==> flow/design.v <==
module mem_registradores(
  input         clk,
  input         w,
  input  [4:0]  dst1,
  input  [4:0]  src1,
  input  [4:0]  src2,
  output [31:0] v1,
  output [31:0] v2,
  input  [31:0] t1);
reg [31:0] memory [31:0];
assign v1 = memory[src1];
assign v2 = memory[src2];
always @(posedge clk) begin
  if (w) begin
    memory[dst1] <= t1;
  end
end
endmodule
module alu(
  input [31:0] v1,
  input [31:0] v2,
  input [4:0]  op,
  output [31:0] alu_out);
reg [31:0] alu_out_reg;
assign alu_out = alu_out_reg;
always @(v1, v2, op) begin
  case(op)
    0: alu_out_reg = v1 + v2;
    1: alu_out_reg = v1 - v2;
    2: alu_out_reg = v1 * v2;
    3: alu_out_reg = v1 << v2;
    4: alu_out_reg = v1 & v2;
    5: alu_out_reg = v1 | v2;
    default: alu_out_reg = 32'd0;
  endcase
end
endmodule
module inst_decoder(
  input [31:0] instruction,
  output b,  
  output w,  
  output [4:0] op,  
  output i,  
  output [4:0] imm,  
  output [4:0] dst1,  
  output [4:0] src1,  
  output [4:0] src2);  
  assign op   = instruction[31:27];
  assign b    = instruction[26];
  assign w    = instruction[25];
  assign i    = instruction[24];
  assign dst1 = instruction[23:19];
  assign src1 = instruction[18:14];
  assign src2 = instruction[13:9];
  assign imm  = instruction[8:4];
endmodule
module processor(
  input clk,
  input rst,
  input [31:0] instruction,
  output [31:0] instruction_addr);
  wire b, w, i;
  wire [4:0] op;
  wire [4:0] imm;
  wire [4:0] dst1;
  wire [4:0] src1;
  wire [4:0] src2;
  wire [31:0] alu_out;
  wire [31:0] t1;
  wire [31:0] v1;
  wire [31:0] v2;
  assign t1 = i ? alu_out : imm;
  reg [31:0] pc;
  assign instruction_addr = pc;
  always @(posedge clk) begin
    if (rst)
      pc <= 0;
    else if (b)
      pc <= pc + t1;
    else
      pc <= pc + 1;
  end
  mem_registradores R(
    clk,
    w,
    dst1,
    src1,
    src2,
    v1,
    v2,
    t1);
  alu A(
    v1,
    v2,
    op,
    alu_out);
  inst_decoder D(
    instruction, 
    b, 
    w, 
    op, 
    i, 
    imm, 
    dst1, 
    src1, 
    src2);
  endmodule
# Tool chain data of processor
# The steps from the RTL of processor to its reports follow in flow order.
# Line numbers count from 1 in the design file above.
# Cell names lack the library's common part.
# Not given: -
# setup
design,processor
clock_port,clk
cell_library,sky130hd
pvt_corner,tt_025C_1v80

# Word-level counts
# Counts by Yosys on the flattened word-level netlist (proc, flatten, opt, wreduce; memories kept). Register bits leave out memories and registers merged into their read ports (data or address); mux counts leave out enables and synchronous resets folded into registers. Print and check cells are left out. Cells with the same type and inputs are merged into one.
# Memory sizes are those after Yosys's memory passes, which may raise the word count (mostly to a power of two), join words into wider ones and drop unused or constant bits.
# op_classes
shift,1
n_mux,6
n_logic,2
n_mul,1
add_sub_neg,4
eq_ne,5
reduce_and_logical,1
# ops
operator,n
multiplier 32 x 32 -> 32 bit,1
case mux 32 bit (select 6 bit),1
2-to-1 mux 32 bit,3
adder 32 bit,2
adder 32 x 1 -> 32 bit with constant B,1
subtractor 32 bit,1
bitwise AND 32 bit,1
bitwise OR 32 bit,1
left shift 32 x 32 -> 32 bit,1
equality test 5 x 2 -> 1 bit with constant B,2
equality test 5 x 3 -> 1 bit with constant B,2
equality test 5 x 1 -> 1 bit with constant B,1
zero test 5 bit,1
2-to-1 mux 5 bit,1
2-to-1 mux 1 bit,1
# word_totals
out_inout_bits,32
mem_count,1
ram_bits,1024
regBits,32
wordCells,22
input_bits,34
# memory_table
memory,words,word_bits,read_ports,write_ports,line,rtl
R.memory,32,32,2,1,10,reg [31:0] memory [31:0];

# Logic depth
# Longest topological path by Yosys (ltp), each cell counted once; first at word level (registers and memories cut), then after technology mapping (sequential cells cut; the memories' decode and read muxes count).
# depth
word_depth,5
ABC_AREA,0
ltp_mapped,56
ltp_nobuf,45

# Netlist
# Source: synth_stat.txt of the flow (Yosys; design flattened, memories mapped). It holds for the ABC_AREA given above (unset counts as 0); a run with the other value may have another netlist.
# mapped
seq_area_mm2,0.0313901
ffs,1056
buffers,312
mapped_cells,5223
mapped_area_mm2,0.0702924
# types
cell_type,n,area_total_um2
edfxtp_1,1024,3.07E+04
mux4_2,478,1.08E+04
fa_1,410,8.21E+03
mux2i_1,283,2.83E+03
ha_1,188,2.35E+03
inv_1,527,1.98E+03
nand2_1,424,1.59E+03
nor2_1,348,1.31E+03
xnor2_1,107,937.149
a22oi_1,103,773.242
a21oi_1,135,675.648
dfxtp_1,32,640.614
clkbuf_1,168,630.605
and2_1,93,581.808
mux2_2,47,529.258
o21ai_0,85,425.408
nor2b_1,62,387.872
nand3_1,75,375.36
# Not listed: further types 62, cells in them 634.
# The figures by module come from a second, unflattened synthesis with its own total; it is not the netlist above.
# unflattened
hier_cells,6198
area_unflattened_mm2,0.0726272
# Rows give one instance, submodules left out.
# by_module
module,seq_area_mm2,cells,mod_area_mm2,instances
mem_registradores,0.0307495,3386,0.0487893,1
alu,0,2408,0.020631,1
processor,0.0006406,376,0.0029966,1
inst_decoder,0,28,0.0002102,1

# Worst setup path after synthesis
# OpenSTA on the mapped netlist: ideal clock, no wires. The path of least setup slack (recovery checks aside). Input and output delay are each 20% of the period. Register names are those of the netlist, which keeps one name where synthesis merged equal registers.
# synth_path
path_type,input port to flip-flop
startpoint,in instruction[11]
endpoint,reg pc[31]
launch_ns,2.500
n_path_buf,7
delay_ns,11.589
setup_ns,0.128
driving_pins,50
t_required_ns,12.372
clock_period_ns,12.5
setup_slack_ns,-1.589
in_delay_ns,2.500
arrival_time_ns,13.961
period_less_setup_slack_ns,14.089
# "delay_ns" is the arrival time less input delay plus setup time.
# "driving_pins" counts driving pins, that of a launching flip-flop among them; a cell with two outputs on the path counts twice.
# "period_less_setup_slack_ns" = period - worst setup slack (recovery checks aside). The figure is calculated, with input and output delays left at 20% of the set period.
# The rows between start and end are the longest chain of elaborated cells between them; the timing report does not say that the signal goes this way. Where chains are equally long, one stands for them.
# Each line given opens the expression or statement behind the cell; cells for indexed reads and writes are added by Yosys, which also makes memories of some case tables.
# A memory read counts as a cell of the chain, while the word-level depth stops at memories.
# At most two assigning lines are given for a register; there are more.
# synth_via
cell_sequence,buf_2 -> buf_2 -> clkbuf_1 -> buf_1 -> mux4_2 -> mux2i_1 -> nor2_1 -> a211o_1 -> clkbuf_1 -> inv_1 -> clkbuf_1 -> buf_1 -> nor2_1 -> fa_1 -> inv_1 -> fa_1 -> inv_1 -> fa_1 -> [... 14 more ...] -> o21bai_1 -> a21oi_1 -> o21bai_1 -> a21oi_1 -> mux2i_1 -> a21oi_1 -> and2_1 -> ha_1 -> nor2b_1 -> o21ai_0 -> nand2b_1 -> nor2_1 -> o21ai_0 -> a21o_1 -> a21oi_1 -> xnor2_1 -> xnor2_1 -> nor2_1
elab_chain_len,6
cone_cells,11
lines_between,11
cone_classes,3 x add/sub; 1 x mul; 1 x shift; 3 x mux; 2 x logic; 1 x memory
# synth_rtl
element,line,rtl
"start, declared",60,"input [31:0] instruction,"
memory (32 x 32 bit),10,reg [31:0] memory [31:0];
multiplier 32 x 32 -> 32 bit,30,2: alu_out_reg = v1 * v2;
case mux 32 bit (select 6 bit),27,case(op)
2-to-1 mux 32 bit,72,assign t1 = i ? alu_out : imm;
adder 32 bit,79,pc <= pc + t1;
2-to-1 mux 32 bit,78,else if (b)
"end, assigned",79,
"end, assigned",81,pc <= pc + 1;
"end, declared",73,reg [31:0] pc;
# Some nets on the timed path still bear RTL names; the line given drives or declares the net.
# synth_named_nets
signal,line
R.t1[23],72

# Path in the finished layout
# From the final timing report of stored run 1: the path of least setup slack in the routed layout; clock arrival at registers is part of the times.
# layout_path
path_type,input port to flip-flop
startpoint,in instruction[10]
endpoint,reg pc[31]
n_path_buf,8
t_required_ns,10.91
setup_ns,0.12
launch_ns,2.06
setup_slack_ns,-1.00
driving_pins,39
clock_period_ns,10.3
in_delay_ns,2.06
arrival_time_ns,11.91
# The rows between start and end are the longest chain of elaborated cells between them; the timing report does not say that the signal goes this way. Where chains are equally long, one stands for them.
# A memory read counts as a cell of the chain, while the word-level depth stops at memories.
# At most two assigning lines are given for a register; there are more.
# layout_via
cell_sequence,buf_16 -> buf_12 -> buf_16 -> mux4_2 -> mux4_2 -> mux2i_4 -> buf_12 -> clkinvlp_4 -> buf_12 -> buf_4 -> nand2_1 -> fa_1 -> inv_1 -> fa_1 -> fa_1 -> fa_1 -> fa_1 -> fa_1 -> [... 3 more ...] -> and2_4 -> a221o_1 -> a31oi_2 -> buf_4 -> a21oi_2 -> a211oi_2 -> buf_4 -> xnor2_4 -> nand2_2 -> a31oi_4 -> and2_4 -> ha_4 -> a21o_1 -> a21o_1 -> a21oi_2 -> xnor2_2 -> xnor2_1 -> nor2_1
elab_chain_len,6
cone_cells,11
lines_between,11
cone_classes,3 x add/sub; 1 x mul; 1 x shift; 3 x mux; 2 x logic; 1 x memory
# layout_rtl
element,line,rtl
"start, declared",60,"input [31:0] instruction,"
memory (32 x 32 bit),10,reg [31:0] memory [31:0];
multiplier 32 x 32 -> 32 bit,30,2: alu_out_reg = v1 * v2;
case mux 32 bit (select 6 bit),27,case(op)
2-to-1 mux 32 bit,72,assign t1 = i ? alu_out : imm;
adder 32 bit,79,pc <= pc + t1;
2-to-1 mux 32 bit,78,else if (b)
"end, assigned",79,
"end, assigned",81,pc <= pc + 1;
"end, declared",73,reg [31:0] pc;
# Some nets on the timed path still bear RTL names; the line given drives or declares the net.
# layout_named_nets
signal,line
R.t1[29],72

Memo
Re: implementation data of processor

processor through Yosys and OpenROAD on sky130hd: 2 stored runs, unordered, with their settings and measured results. The constraints put input and output delay at 20% of the set period each and load the outputs with 0.01 pF.
"achieved_clock_period_ns" means the clock period less the worst setup slack. The figure is calculated, with input and output delays left at 20% of the set period.
By "critical_path_time_ns" is meant the share of the clock period that the worst setup path is allowed (20% is reserved at inputs, 20% at outputs), minus its slack. Clock arrival times at its registers enter into it.

Stored run 1, flow files:
==> flow/run.sh <==
#!/bin/bash
# the make line also repeats the synthesis and layout settings of config.mk as NAME=value (left out here)
make -C /OpenROAD-flow-scripts/flow DESIGN_CONFIG=/design/flow/config.mk WORK_HOME=/design/flow/orfs CLKGATE_MAP_FILE= finish
==> flow/config.mk <==
export PLATFORM = sky130hd
export DESIGN_NAME = processor
export DESIGN_NICKNAME = processor
export VERILOG_FILES = /design/flow/design.v
export SDC_FILE = /design/flow/constraint.sdc
export NUM_CORES = 4
export LEC_CHECK = 0
export CAP_MARGIN = 20
export CORE_MARGIN = 2
export CORE_UTILIZATION = 40
export PLACE_DENSITY = 0.6
export SLEW_MARGIN = 20
==> flow/constraint.sdc <==
create_clock -name core_clock -period 10.3 [get_ports {clk}]
set_input_delay 2.0600 -clock core_clock [delete_from_list [all_inputs] [get_ports {clk}]]
set_output_delay 2.0600 -clock core_clock [all_outputs]
set_load 0.01 [all_outputs]

==> results of stored run 1, as CSV <==
result,value
final_hold_ws_ns,0.625
synthesis_area_mm2,0.0702924
finalCellArea_mm2,0.0887701
timing.setup.ws_ns,-1.003
critical_path_time_ns,9.24
path_kind,"input port to flip-flop"
achieved_clock_period_ns,11.303
final_die_area_mm2,0.179098

Stored run 2, flow files:
==> flow/run.sh <==
#!/bin/bash
# the make line also repeats the synthesis and layout settings of config.mk as NAME=value (left out here)
make -C /OpenROAD-flow-scripts/flow DESIGN_CONFIG=/design/flow/config.mk WORK_HOME=/design/flow/orfs CLKGATE_MAP_FILE= finish
==> flow/config.mk <==
export PLATFORM = sky130hd
export DESIGN_NAME = processor
export DESIGN_NICKNAME = processor
export VERILOG_FILES = /design/flow/design.v
export SDC_FILE = /design/flow/constraint.sdc
export NUM_CORES = 4
export LEC_CHECK = 0
export CAP_MARGIN = 20
export CORE_MARGIN = 2
export CORE_UTILIZATION = 40
export PLACE_DENSITY = 0.6
export SLEW_MARGIN = 20
==> flow/constraint.sdc <==
create_clock -name core_clock -period 12.5 [get_ports {clk}]
set_input_delay 2.5000 -clock core_clock [delete_from_list [all_inputs] [get_ports {clk}]]
set_output_delay 2.5000 -clock core_clock [all_outputs]
set_load 0.01 [all_outputs]

==> results of stored run 2, as CSV <==
result,value
final_hold_ws_ns,0.677
synthesis_area_mm2,0.0702924
finalCellArea_mm2,0.0833387
timing.setup.ws_ns,0.411
critical_path_time_ns,9.59
path_kind,"input port to flip-flop"
achieved_clock_period_ns,12.089
final_die_area_mm2,0.179098
